==> flow/design.v <==
`timescale 1ns / 1ps
module mul_ctrl
#(  parameter 					r = 10163,
	parameter					G_DAT_DEP = 159,
	parameter                   G_ADDR_W = 8,
    parameter                   G_DAT_W = 64,
    parameter                   H_ADDR_W = 7,
    parameter                   H_DAT_W = 14,
    parameter					H_DAT_DEP = 71)
(
	input						clk,
	input 						rst_b,
	input 						start,
	output reg 					done,
	output reg [G_ADDR_W-1:0]	g_addra,
	output reg 					g_wea,
	output reg [G_DAT_W-1:0]	g_douta,
	input      [G_DAT_W-1:0]	g_dina, 
	output reg [G_ADDR_W-1:0]	g_addrb,
	output reg 					g_web,
	output reg [G_DAT_W-1:0]	g_doutb,
	input      [G_DAT_W-1:0]	g_dinb,
	output reg [H_ADDR_W-1:0]	h_addra,
	output reg 					h_wea,
	output reg [H_DAT_W-1:0]	h_douta,
	input      [H_DAT_W-1:0]	h_dina, 
	output reg [G_ADDR_W-1:0]	f_addra,
	output reg 					f_wea,
	output reg [G_DAT_W-1:0]	f_douta,
	input      [G_DAT_W-1:0]	f_dina
    );
wire [H_DAT_W-1:0] h_dina_inv;
wire [5:0] offset, offset2;
wire [G_DAT_W-7:0] base;
reg [3:0] cnt;
reg h_flag;
reg [5:0] offset_reg,offset_reg2;
reg [2*G_DAT_W-1:0] rotate;
reg g_rd_done;
reg ld_done;
reg rot_done;
reg [1:0] f_wr_done;
parameter 		INIT = 3'd0,  
				READ_H = 3'd1,  
				READ_G = 3'd2,  
				LOAD = 3'd3,  
				ROTATE = 3'd4,
				ADD = 3'd5,
				WRITE_F = 3'd6;
reg    [2:0]   state, next_state;
always @ (posedge clk)
	  if (!rst_b)            
			state <= INIT;        
	  else                  
			state <= next_state; 
always @(*) begin
    case (state)
        INIT: 
            if (start)
                next_state = READ_H;
            else
                next_state = INIT;  
        READ_H:
        	if (cnt == 2)
                next_state = READ_G;  
            else 
            	next_state = READ_H;          
        READ_G:
        	if (g_rd_done)
        		next_state = LOAD;
        	else 
        		next_state = READ_G;	
        LOAD:	
        	if (ld_done)
        		next_state = ROTATE;
        	else 
        		next_state = LOAD;
        ROTATE:
        	if (rot_done)
        		next_state = ADD;
        	else 
        		next_state = ROTATE;
        ADD:
        	next_state = WRITE_F;
        WRITE_F:
        	if (done)
        		next_state = INIT;
        	else if (h_flag)
        		next_state = READ_H;	
        	else 
        		next_state = ROTATE;
        default:
            next_state = INIT;        
    endcase
end
always @(posedge clk) begin
	case (state)
		INIT: begin
			done <= 0;
			g_rd_done <= 0;
			ld_done <= 0;
			rot_done <= 0;
			f_wr_done <= 0;
			h_flag <= 0;
			cnt <= 0;
			offset_reg <= 0;
			offset_reg2 <= 0;
			rotate <= {2*G_DAT_W{1'b0}};
			g_addra <= 0;
			g_wea <= 0;
			g_douta <= {G_DAT_W{1'b0}};
			g_addrb <= 0;
			g_web <= 0;
			g_doutb <= {G_DAT_W{1'b0}};	
			h_addra <= 0;
			h_wea <= 0;
			h_douta <= {H_DAT_W{1'b0}};
			f_addra <= 0;
			f_wea <= 0;
			f_douta <= {G_DAT_W{1'b0}};
		end
		READ_H: begin
			done <= 0;
			g_rd_done <= 0;
			ld_done <= 0;
			rot_done <= 0;
			f_wr_done <= 0;
			h_flag <= 0;
			if (cnt != 2)
				cnt <= cnt + 1;
			else 
				cnt <= 0;	
			offset_reg <= offset_reg;
			offset_reg2 <= offset_reg2;
			rotate <= {2*G_DAT_W{1'b0}};
			g_addra <= 0;
			g_wea <= 0;
			g_douta <= {G_DAT_W{1'b0}};
			g_addrb <= 0;
			g_web <= 0;
			g_doutb <= {G_DAT_W{1'b0}};	
			h_addra <= h_addra;
			h_wea <= 0;
			h_douta <= {H_DAT_W{1'b0}};
			f_addra <= 0;
			f_wea <= 0;
			f_douta <= {G_DAT_W{1'b0}};			
		end
		READ_G: begin
			done <= 0;
			rot_done <= 0;
			f_wr_done <= 0;
			h_flag <= 0;
			if (!g_rd_done)
				cnt <= cnt + 1'd1;
			else 
				cnt <= 0;	
			offset_reg <= offset;
			offset_reg2 <= offset;
			rotate <= {2*G_DAT_W{1'b0}};
			if (base == G_DAT_DEP - 2 && cnt == 0 && offset_reg > 50) begin  
				g_addra <= base;
				g_addrb <= base + 1'd1;
				g_rd_done <= 0;
				ld_done <= 0;
			end
			else if (base == G_DAT_DEP - 2 && cnt == 1 && offset_reg > 50) begin  
				g_addra <= base + 1'd1;
				g_addrb <= 0;
				g_rd_done <= 1;
				ld_done <= 0;
			end
			else  if (cnt == 0) begin
				g_addra <= base;
				g_addrb <= base == G_DAT_DEP - 1 ? 0 : base + 1'd1;
				g_rd_done <= 0;
				ld_done <= 0;
			end
			else begin
				g_addra <= base;
				g_addrb <= base == G_DAT_DEP - 1 ? 0 : base + 1'd1;
				g_rd_done <= 1;
				ld_done <= 0;
			end
			g_wea <= 0;
			g_douta <= {G_DAT_W{1'b0}};
			g_web <= 0;
			g_doutb <= {G_DAT_W{1'b0}};	
			h_addra <= h_addra;
			h_wea <= 0;
			h_douta <= {H_DAT_W{1'b0}};
			f_addra <= 0;
			f_wea <= 0;
			f_douta <= {G_DAT_W{1'b0}};			
		end
		LOAD: begin
			done <= 0;
			g_rd_done <= 0;
			rot_done <= 0;
			f_wr_done <= 0;
			h_flag <= 0;
			if (ld_done)
				offset_reg <= g_addra == 0 ? offset2 : offset;
			else 
				offset_reg <= offset_reg;	
			offset_reg2 <= offset_reg2;
			if (ld_done)
				cnt <= 0;
			else 
				cnt <= cnt + 1'b1;	
			if (base == G_DAT_DEP - 2 && cnt == 0 && offset_reg > 50) begin
				rotate <= {g_dina,g_dinb[G_DAT_W-1:G_DAT_W-51],13'd0};
				ld_done <= 1;
			end
			else if (base == G_DAT_DEP - 2 && cnt == 1 && offset_reg > 50) begin
				rotate <= {rotate[2*G_DAT_W-1:2*G_DAT_W-115],g_dinb[G_DAT_W-1:G_DAT_W-13]};
				ld_done <= 0;	
			end	
			else if (base == G_DAT_DEP - 1) begin
				rotate <= {g_dina[G_DAT_W-1:G_DAT_W-51],g_dinb,13'b0};
				ld_done <= 1;
			end
			else begin
				rotate <= {g_dina,g_dinb};
				ld_done <= 1;
			end
			if (cnt == 0) begin
				h_addra <= h_addra;	
				g_addra <= g_addra != G_DAT_DEP - 1 ? g_addra + 1'd1 : 0;
				g_addrb <= g_addrb != G_DAT_DEP - 1 ? g_addrb + 1'd1 : 0;
			end
			else begin
				h_addra <= h_addra;
				g_addra <= g_addra;
				g_addrb <= g_addrb;
			end
			g_wea <= 0;
			g_douta <= {G_DAT_W{1'b0}};
			g_web <= 0;
			g_doutb <= {G_DAT_W{1'b0}};	
			h_wea <= 0;
			h_douta <= {H_DAT_W{1'b0}};
			f_addra <= 0;
			f_wea <= 0;
			f_douta <= {G_DAT_W{1'b0}};
		end
		ROTATE: begin
			done <= 0;
			g_rd_done <= 0;
			ld_done <= 0;
			f_wr_done <= 0;
			h_flag <= h_flag;
			if (cnt == 5)
				cnt <= 0;
			else	
				cnt <= cnt + 1;
			if (cnt == 4)
				rot_done <= 1;
			else 
				rot_done <= 0;	
			if (cnt == 0 && offset_reg2[0])
				rotate <= {rotate[2*G_DAT_W-2:0],1'b0};
			else if (cnt == 1 && offset_reg2[1])
				rotate <= {rotate[2*G_DAT_W-3:0],2'b0};
			else if (cnt == 2 && offset_reg2[2])
				rotate <= {rotate[2*G_DAT_W-5:0],4'b0};
			else if (cnt == 3 && offset_reg2[3])
				rotate <= {rotate[2*G_DAT_W-9:0],8'b0};
			else if (cnt == 4 && offset_reg2[4])
				rotate <= {rotate[2*G_DAT_W-17:0],16'b0};
			else if (cnt == 5 && offset_reg2[5])
				rotate <= {rotate[2*G_DAT_W-33:0],32'b0};
			else 
				rotate <= rotate;	
			g_wea <= 0;
			g_douta <= {G_DAT_W{1'b0}};			
			g_web <= 0;
			g_doutb <= {G_DAT_W{1'b0}};	
			if (cnt == 2 && h_flag) begin  
				h_addra <= h_addra;
				g_addra <= base;
				g_addrb <= base + 1'd1 == G_DAT_DEP ? 0 : base + 1'd1;
				offset_reg <= offset; 
				offset_reg2 <= offset_reg2;
			end
			else if (cnt == 3 && base == G_DAT_DEP - 2 && offset_reg > 50 && h_flag) begin  
				h_addra <= h_addra;
				g_addra <= base + 1'b1;
				g_addrb <= 0;
				offset_reg <= offset_reg;
				offset_reg2 <= offset_reg2;
			end
			else if (cnt == 3 && g_addra == G_DAT_DEP - 2 && offset_reg > 50) begin  
				h_addra <= h_addra;
				g_addra <= G_DAT_DEP - 1;
				g_addrb <= 0;
				offset_reg <= offset_reg;
				offset_reg2 <= offset_reg2;
			end
			else begin
				h_addra <= h_addra;
				g_addra <= g_addra;
				g_addrb <= g_addrb;
				offset_reg <= offset_reg;
				offset_reg2 <= offset_reg2;
			end
			h_wea <= 0;
			h_douta <= {H_DAT_W{1'b0}};
			f_addra <= f_addra;
			f_wea <= 0;
			f_douta <= {G_DAT_W{1'b0}};	
		end
		ADD: begin
			if (h_addra == H_DAT_DEP-1'b1 && f_addra == G_DAT_DEP-1'b1) 
				done <= 1;
			else
				done <= 0;	
			g_rd_done <= 0;
			ld_done <= 0;
			rot_done <= 0;
			f_wr_done <= 0;	
			offset_reg <= offset_reg;
			offset_reg2 <= offset_reg2;
			cnt <= 0;
			if (g_addra == G_DAT_DEP-1 && offset_reg > 50)  
				rotate <= {g_dina,g_dinb[G_DAT_W-1:G_DAT_W-51],13'd0};
			else if (g_addra == G_DAT_DEP-1 && (offset_reg < 50 || offset_reg == 50))
				rotate <= {g_dina[G_DAT_W-1:G_DAT_W-51],g_dinb,13'd0};
			else 	
				rotate <= {g_dina,g_dinb};	
			g_addra <= g_addra;
			g_wea <= 0;
			g_douta <= {G_DAT_W{1'b0}};
			g_addrb <= g_addrb;
			g_web <= 0;
			g_doutb <= {G_DAT_W{1'b0}};	
			h_wea <= 0;
			h_douta <= {H_DAT_W{1'b0}};
			if (f_addra == G_DAT_DEP-1) begin
				h_addra <= h_addra + 1;
				h_flag <= 1;  
			end				
			else begin
				h_addra <= h_addra;	
				h_flag <= 0;
			end
			f_addra <= f_addra;
			f_wea <= 1;
			f_douta <= f_addra != G_DAT_DEP-1 ? f_dina ^ rotate[2*G_DAT_W-1:2*G_DAT_W-G_DAT_W] : {f_dina[G_DAT_W-1:G_DAT_W-51] ^ rotate[2*G_DAT_W-1:2*G_DAT_W-51],13'b0};
		end
		WRITE_F: begin	
			done <= 0;	
			g_rd_done <= 0;
			ld_done <= 0;
			rot_done <= 0;
			f_wr_done <= 0;
			if (g_addra == G_DAT_DEP-1) begin
				offset_reg <= offset2;	
				offset_reg2 <= offset_reg;			
			end
			else begin
				offset_reg <= offset_reg;
				offset_reg2 <= offset_reg;
			end	
			cnt <= 0;			
			if (g_addra == G_DAT_DEP-1 && offset_reg > 50) 
				rotate <= {rotate[2*G_DAT_W-1:2*G_DAT_W-115],g_dinb[G_DAT_W-1:G_DAT_W-13]};
			else 
				rotate <= rotate;	
			g_addra <= g_addra != G_DAT_DEP - 1 ? g_addra + 1'd1 : 0;
			g_wea <= 0;
			g_douta <= {G_DAT_W{1'b0}};
			g_addrb <= g_addrb != G_DAT_DEP - 1 ? g_addrb + 1'd1 : 0;
			g_web <= 0;
			g_doutb <= {G_DAT_W{1'b0}};	
			h_wea <= 0;
			h_addra <= h_addra;	
			h_douta <= {H_DAT_W{1'b0}};
			h_flag <= h_flag;
			if (f_addra != G_DAT_DEP-1)
				f_addra <= f_addra + 1'b1;
			else 
				f_addra <= 0;	
			f_wea <= 0;
			f_douta <= {G_DAT_W{1'b0}};	
		end
	endcase
end
assign h_dina_inv = h_dina == 0 ? 0 : r - h_dina;
assign base = h_dina_inv[H_DAT_W-1:6];
assign offset = h_dina_inv[5:0];
assign offset2 = offset > 50 ? offset-51 : offset+13; 
endmodule
`timescale 1ns / 1ps
module bike_mul
#(  parameter               G_ADDR_W = 8,
    parameter               G_DAT_W = 64,
    parameter               H_ADDR_W = 7,
    parameter               H_DAT_W = 14
    )
(
    input                   clk,
    input                   rst_b,
    input                   start,
    output reg              done,
    output reg [G_ADDR_W-1:0] g_addra,
    input      [G_DAT_W-1:0]  g_douta,
    output reg [G_ADDR_W-1:0] g_addrb,
    input      [G_DAT_W-1:0]  g_doutb,
    output reg [H_ADDR_W-1:0] h_addra,
    input      [H_DAT_W-1:0]  h_douta,
    output reg                f_wea,
    output reg [G_ADDR_W-1:0] f_addra,
    output reg [G_DAT_W-1:0]  f_dina,
    input      [G_DAT_W-1:0]  f_douta
    );
wire                    mul_done;
wire                    mul_g_wea, mul_g_web;
wire [G_ADDR_W-1:0]     mul_g_addra, mul_g_addrb;
wire [G_DAT_W-1:0]      mul_g_douta, mul_g_doutb;
wire                    mul_h_wea;
wire [H_ADDR_W-1:0]     mul_h_addra;
wire [H_DAT_W-1:0]      mul_h_douta;
wire                    mul_f_wea;
wire [G_ADDR_W-1:0]     mul_f_addra;
wire [G_DAT_W-1:0]      mul_f_douta;
mul_ctrl mul0_ctrl (
    .clk                    (clk),
    .rst_b                  (rst_b),
    .start                  (start),
    .done                   (mul_done),
    .g_addra                (mul_g_addra),
    .g_wea                  (mul_g_wea),
    .g_douta                (mul_g_douta),
    .g_dina                 (g_douta),
    .g_addrb                (mul_g_addrb),
    .g_web                  (mul_g_web),
    .g_doutb                (mul_g_doutb),
    .g_dinb                 (g_doutb),
    .h_addra                (mul_h_addra),
    .h_wea                  (mul_h_wea),
    .h_douta                (mul_h_douta),
    .h_dina                 (h_douta),
    .f_addra                (mul_f_addra),
    .f_wea                  (mul_f_wea),
    .f_douta                (mul_f_douta),
    .f_dina                 (f_douta)
    );
always @(posedge clk) begin
    if (!rst_b) begin
        done    <= 1'b0;
        g_addra <= 0;
        g_addrb <= 0;
        h_addra <= 0;
        f_wea   <= 1'b0;
        f_addra <= 0;
        f_dina  <= 0;
    end
    else begin
        done    <= mul_done;
        g_addra <= mul_g_addra;
        g_addrb <= mul_g_addrb;
        h_addra <= mul_h_addra;
        f_wea   <= mul_f_wea;
        f_addra <= mul_f_addra;
        f_dina  <= mul_f_douta;
    end
end
endmodule
Tool chain data of bike_mul. The steps from the RTL of bike_mul to its reports follow in flow order. Lines are those of the file above, counted from 1. The mark - stands for no value.

Top module: bike_mul. Clock: clk. Library: sky130hd. Library corner: tt_025C_1v80.

Elaborated design. Yosys after proc, flatten, opt, wreduce and memory -nomap, before mapping. Memory bits, and registers merged into a memory's read port (data or address), are not among the register bits. Print and check cells are not counted.

The entry for register bits after elaboration reads 345. Under input port bits stands 209. Under output and inout port bits stands 97. Word-level cells: 194.

The entry for $add $sub $neg reads 10. Magnitude comparators: 3. Under equal/unequal tests stands 32. Under multiplexer cells stands 72. Under bitwise gates (word level) stands 3. Under reduce/logical cells stands 50.

Operators with widths (count): 128-bit 2-to-1 mux (8); 128-bit case mux with 5-bit select (1); 77-bit 2-to-1 mux (3); 8-bit 2-to-1 mux (17); 64-bit case mux with 2-bit select (1); 8-bit case mux with 5-bit select (2); 64-bit XOR (1); 64-bit 2-to-1 mux (1); 51-bit XOR (1); 8-bit equality test (second input constant) (5); 6-bit case mux with 5-bit select (1); 6-bit 2-to-1 mux (5); 6-bit OR reduction (4); 8-bit by 1-bit adder with 8-bit output (second input constant) (3); 8-bit inequality test (second input constant) (3); 3-bit case mux with 7-bit select (1); 5-bit nonzero test (4); 4-bit case mux with 5-bit select (1); 1-bit logical AND (19); 6-bit case mux with 3-bit select (1); 8-bit case mux with 2-bit select (1); 4-bit 2-to-1 mux (4); 14-bit subtractor (first input constant) (1); 14-bit logical NOT (1); 2-bit nonzero test (7); 7-bit case mux with 2-bit select (1); 14-bit 2-to-1 mux (1); 13-bit 2-to-1 mux (1).

Not listed: further kinds 39, cells in them 71.

Logic depth. Depth = most cells in a row (Yosys ltp): at word level without a register or memory, in the mapped netlist without a sequential cell, where the memories' decode and read muxes count.

The entry for depth in word-level cells reads 9. For ABC_AREA the number is 1. The entry for gate-level depth with buffers reads 21. The entry for gate-level depth less buffers reads 21.

After synthesis. The flow's flattened synthesis, as Yosys stat reports it; memories are mapped. The netlist is that of the ABC_AREA named above (0 if unset); the other value can give another one. The area totals of this step are shown rounded.

Cell types: sky130_fd_sc_hd__edfxtp_1 (count 245, total area 7.36E+03 um^2); sky130_fd_sc_hd__nand2_1 (count 635, total area 2.38E+03 um^2); sky130_fd_sc_hd__dfxtp_1 (count 104, total area 2.08E+03 um^2); sky130_fd_sc_hd__o21ai_0 (count 371, total area 1.86E+03 um^2); sky130_fd_sc_hd__inv_1 (count 388, total area 1.46E+03 um^2); sky130_fd_sc_hd__o221ai_1 (count 101, total area 884.598 um^2); sky130_fd_sc_hd__nor2_1 (count 235, total area 882.096 um^2); sky130_fd_sc_hd__a21oi_1 (count 175, total area 875.84 um^2); sky130_fd_sc_hd__nand3_1 (count 136, total area 680.653 um^2); sky130_fd_sc_hd__clkbuf_1 (count 161, total area 604.33 um^2); sky130_fd_sc_hd__xnor2_1 (count 67, total area 586.813 um^2); sky130_fd_sc_hd__o21ai_1 (count 111, total area 555.533 um^2); sky130_fd_sc_hd__o211ai_1 (count 69, total area 517.997 um^2); sky130_fd_sc_hd__a21oi_2 (count 50, total area 437.92 um^2); sky130_fd_sc_hd__ha_1 (count 21, total area 262.752 um^2); sky130_fd_sc_hd__buf_2 (count 33, total area 165.158 um^2); sky130_fd_sc_hd__o22ai_1 (count 22, total area 137.632 um^2); sky130_fd_sc_hd__a221oi_1 (count 13, total area 113.859 um^2).

Not listed: further types 35, cells in them 136.

The entry for mapped cells reads 3073. The entry for synthesis area reads 22800 um^2. Under sequential area stands 9440 um^2. The entry for flip-flop cells reads 349. Buffer cells: 212.

Timing after synthesis. Source: OpenSTA report_checks on the synthesized netlist (no wires, ideal clock, input and output delay 20% of the period each), path of least setup slack; recovery checks are left aside. Register names are those of the netlist, which keeps one name where synthesis merged equal registers.

Kind: input to register. Start: input port h_douta[2]. End: register mul0_ctrl.rotate[100]. The entry for period reads 8000 ps. The figure for external input delay is 1600 ps. Library setup time: 468 ps. The entry for launch time at the first pin reads 1600 ps. The entry for data arrival time reads 5251 ps. For data required time the number is 7532 ps. Slack: 2281 ps. The entry for path delay reads 4119 ps. Under stages stands 14. The figure for path buffers is 0. The entry for synthesis period reached reads 5719 ps.

"path delay" is the arrival time less input delay plus setup time. "stages" counts driving pins, that of a launching flip-flop among them; a cell with two outputs on the path counts twice. "synthesis period reached" = period - worst setup slack (recovery checks aside). The figure is calculated, with input and output delays left at 20% of the set period. The rows between start and end are the longest chain of elaborated cells between them; the timing report does not say that the signal goes this way. Where chains are equally long, one stands for them. Each line given opens the expression or statement behind the cell; cells for indexed reads and writes are added by Yosys, which also makes memories of some case tables. A register here has more assigning lines than the two given. The path ends at the enable pin of a flip-flop; only ways to that pin are counted.

Path through: sky130_fd_sc_hd__inv_1 sky130_fd_sc_hd__ha_1 sky130_fd_sc_hd__nand2_1 sky130_fd_sc_hd__nor2_1 sky130_fd_sc_hd__nand3_4 sky130_fd_sc_hd__nand3_1 sky130_fd_sc_hd__ha_1 sky130_fd_sc_hd__inv_1 sky130_fd_sc_hd__nor2_4 sky130_fd_sc_hd__nand2_1 sky130_fd_sc_hd__nor3_1 sky130_fd_sc_hd__nand2_1 sky130_fd_sc_hd__o2111ai_1 sky130_fd_sc_hd__inv_1. For length of the longest elaborated chain the number is 7. The entry for elaborated cells between the ends (all ways) reads 10. Classes of those cells: add/sub: 1; eq/ne: 2; mux: 1; reduce/logical: 6.

RTL lines, path after synthesis: start: declaration (line 411) `input      [H_DAT_W-1:0]  h_douta,`; 14-bit subtractor (line 389) `assign h_dina_inv = h_dina == 0 ? 0 : r - h_dina;`; 14-bit 2-to-1 mux (line 389); 8-bit equality test (line 215) `else if (base == G_DAT_DEP - 2 && cnt == 1 && offset_reg > 50) begin`; 1-bit logical AND (2 in a row) (line 215); 3-bit by 2-bit inequality test with 1-bit output; 4-bit AND reduction; end: assignment (line 212) `rotate <= {g_dina,g_dinb[G_DAT_W-1:G_DAT_W-51],13'd0};`; end: assignment (line 216) `rotate <= {rotate[2*G_DAT_W-1:2*G_DAT_W-115],g_dinb[G_DAT_W-1:G_DAT_W-13]};`; end: declaration (line 38) `reg [2*G_DAT_W-1:0] rotate;`.

Path in the finished layout. From the final timing report of run A: the path of least setup slack in the routed layout; clock arrival at registers is part of the times. The path's times are printed in steps of 10 ps; the period is the one set.

Kind: input to register. Start: input port h_douta[2]. End: register mul0_ctrl.rotate[73]. The entry for period reads 11400 ps. The figure for external input delay is 2280 ps. Library setup time: 380 ps. The entry for launch time at the first pin reads 2280 ps. The entry for data arrival time reads 6200 ps. For data required time the number is 11590 ps. Slack: 5390 ps. Under stages stands 16. The figure for path buffers is 2.

The rows between start and end are the longest chain of elaborated cells between them; the timing report does not say that the signal goes this way. Where chains are equally long, one stands for them. A register here has more assigning lines than the two given. The path ends at the enable pin of a flip-flop; only ways to that pin are counted.

Path through: sky130_fd_sc_hd__clkdlybuf4s50_1 sky130_fd_sc_hd__inv_1 sky130_fd_sc_hd__ha_1 sky130_fd_sc_hd__nand2_1 sky130_fd_sc_hd__nor2_1 sky130_fd_sc_hd__nand3_4 sky130_fd_sc_hd__nand3_1 sky130_fd_sc_hd__ha_1 sky130_fd_sc_hd__inv_1 sky130_fd_sc_hd__nor2_4 sky130_fd_sc_hd__nand2_1 sky130_fd_sc_hd__nor3_1 sky130_fd_sc_hd__nand2_1 sky130_fd_sc_hd__o2111ai_1 sky130_fd_sc_hd__inv_4 sky130_fd_sc_hd__buf_4. For length of the longest elaborated chain the number is 7. The entry for elaborated cells between the ends (all ways) reads 10. Classes of those cells: add/sub: 1; eq/ne: 2; mux: 1; reduce/logical: 6.

RTL lines, path post-layout: start: declaration (line 411) `input      [H_DAT_W-1:0]  h_douta,`; 14-bit subtractor (line 389) `assign h_dina_inv = h_dina == 0 ? 0 : r - h_dina;`; 14-bit 2-to-1 mux (line 389); 8-bit equality test (line 215) `else if (base == G_DAT_DEP - 2 && cnt == 1 && offset_reg > 50) begin`; 1-bit logical AND (2 in a row) (line 215); 3-bit by 2-bit inequality test with 1-bit output; 4-bit AND reduction; end: assignment (line 212) `rotate <= {g_dina,g_dinb[G_DAT_W-1:G_DAT_W-51],13'd0};`; end: assignment (line 216) `rotate <= {rotate[2*G_DAT_W-1:2*G_DAT_W-115],g_dinb[G_DAT_W-1:G_DAT_W-13]};`; end: declaration (line 38) `reg [2*G_DAT_W-1:0] rotate;`.

5 stored runs of bike_mul in the flow (synthesis by Yosys, layout by OpenROAD, sky130hd cells), in arbitrary order. Constraints: input delay and output delay 20% of the set period each, output load 0.01 pF. "clock period reached" is the run's clock period less its worst setup slack. It is reckoned from that one timing run; input and output delays stay at 20% of the period that was set. "time on the worst setup path" means the part of the period allowed to the worst setup path (the constraints hold back 20% at inputs and 20% at outputs) less its slack; where the path has registers, the arrival times of their clocks count too. "power consumption" is the tool's figure for a default switching activity; nothing was simulated. "time on the worst setup path" is known to 10 ps. Measured values are rounded.

Run A has these settings: ABC_AREA 1; CELL_PAD_IN_SITES_GLOBAL_PLACEMENT 2; CORE_UTILIZATION 40; CTS_CLUSTER_SIZE 95; MAX_ROUTING_LAYER met5; PLACE_DENSITY 0.58; SETUP_SLACK_MARGIN 2.04; period_ns 11.4; CAP_MARGIN 20; CORE_MARGIN 2; SLEW_MARGIN 20. The chip area in the Yosys report is 22800 um^2. For the die size the run shows 58900 um^2. The standard-cell area after routing reads 27500 um^2. For the utilization after layout the run shows 48.8 %. The worst slack on setup checks reads 5390 ps. For the post-route setup TNS the run shows 0 ps. The lowest hold slack comes to 426 ps. The power consumption comes to 3640 uW. The clock period reached is 6011 ps. The measured time on the worst setup path is 3730 ps. Worst setup path kind: input to register.

Run B has these settings: ABC_AREA 1; CELL_PAD_IN_SITES_GLOBAL_PLACEMENT 3; CORE_ASPECT_RATIO 0.95; CORE_MARGIN 5; CTS_CLUSTER_DIAMETER 144; CTS_CLUSTER_SIZE 14; GPL_ROUTABILITY_DRIVEN 1; GPL_TIMING_DRIVEN 1; MIN_ROUTING_LAYER met2; TNS_END_PERCENT 50; period_ns 7.8; CAP_MARGIN 20; CORE_UTILIZATION 40; SLEW_MARGIN 20. Outcome: stopped before the end: placement reported GPL-0301.

Run C has these settings: ABC_AREA 1; CELL_PAD_IN_SITES_GLOBAL_PLACEMENT 1; CORE_ASPECT_RATIO 0.58; CORE_MARGIN 5; CORE_UTILIZATION 70; CTS_CLUSTER_DIAMETER 234; CTS_CLUSTER_SIZE 14; GPL_ROUTABILITY_DRIVEN 1; GPL_TIMING_DRIVEN 1; MIN_ROUTING_LAYER met2; PLACE_DENSITY_LB_ADDON 0.2; SLEW_MARGIN 25; TNS_END_PERCENT 40; period_ns 4.11; CAP_MARGIN 20. Outcome: stopped before the end: placement reported FLW-0024.

Run D has these settings: ABC_AREA 0; CORE_ASPECT_RATIO 0.86; CORE_MARGIN 8; CORE_UTILIZATION 32; MAX_ROUTING_LAYER met4; SLEW_MARGIN 30; TNS_END_PERCENT 80; period_ns 4.35; CAP_MARGIN 20. The chip area in the Yosys report is 21600 um^2. For the die size the run shows 76100 um^2. The standard-cell area after routing reads 26900 um^2. For the utilization after layout the run shows 40.3 %. The worst slack on setup checks reads 356 ps. For the post-route setup TNS the run shows 0 ps. The lowest hold slack comes to 445 ps. The power consumption comes to 9590 uW. The clock period reached is 3994 ps. The measured time on the worst setup path is 3120 ps. Worst setup path kind: input to register.

Run E has these settings: CAP_MARGIN 15; CORE_UTILIZATION 67; MAX_ROUTING_LAYER met5; PLACE_DENSITY 0.65; TNS_END_PERCENT 95; period_ns 8.19; CORE_MARGIN 2; SLEW_MARGIN 20. The chip area in the Yosys report is 21600 um^2. For the die size the run shows 33700 um^2. The standard-cell area after routing reads 25800 um^2. For the utilization after layout the run shows 81.4 %. The worst slack on setup checks reads 2220 ps. For the post-route setup TNS the run shows 0 ps. The lowest hold slack comes to 451 ps. The power consumption comes to 4980 uW. The clock period reached is 5973 ps. The measured time on the worst setup path is 4330 ps. Worst setup path kind: input to register.
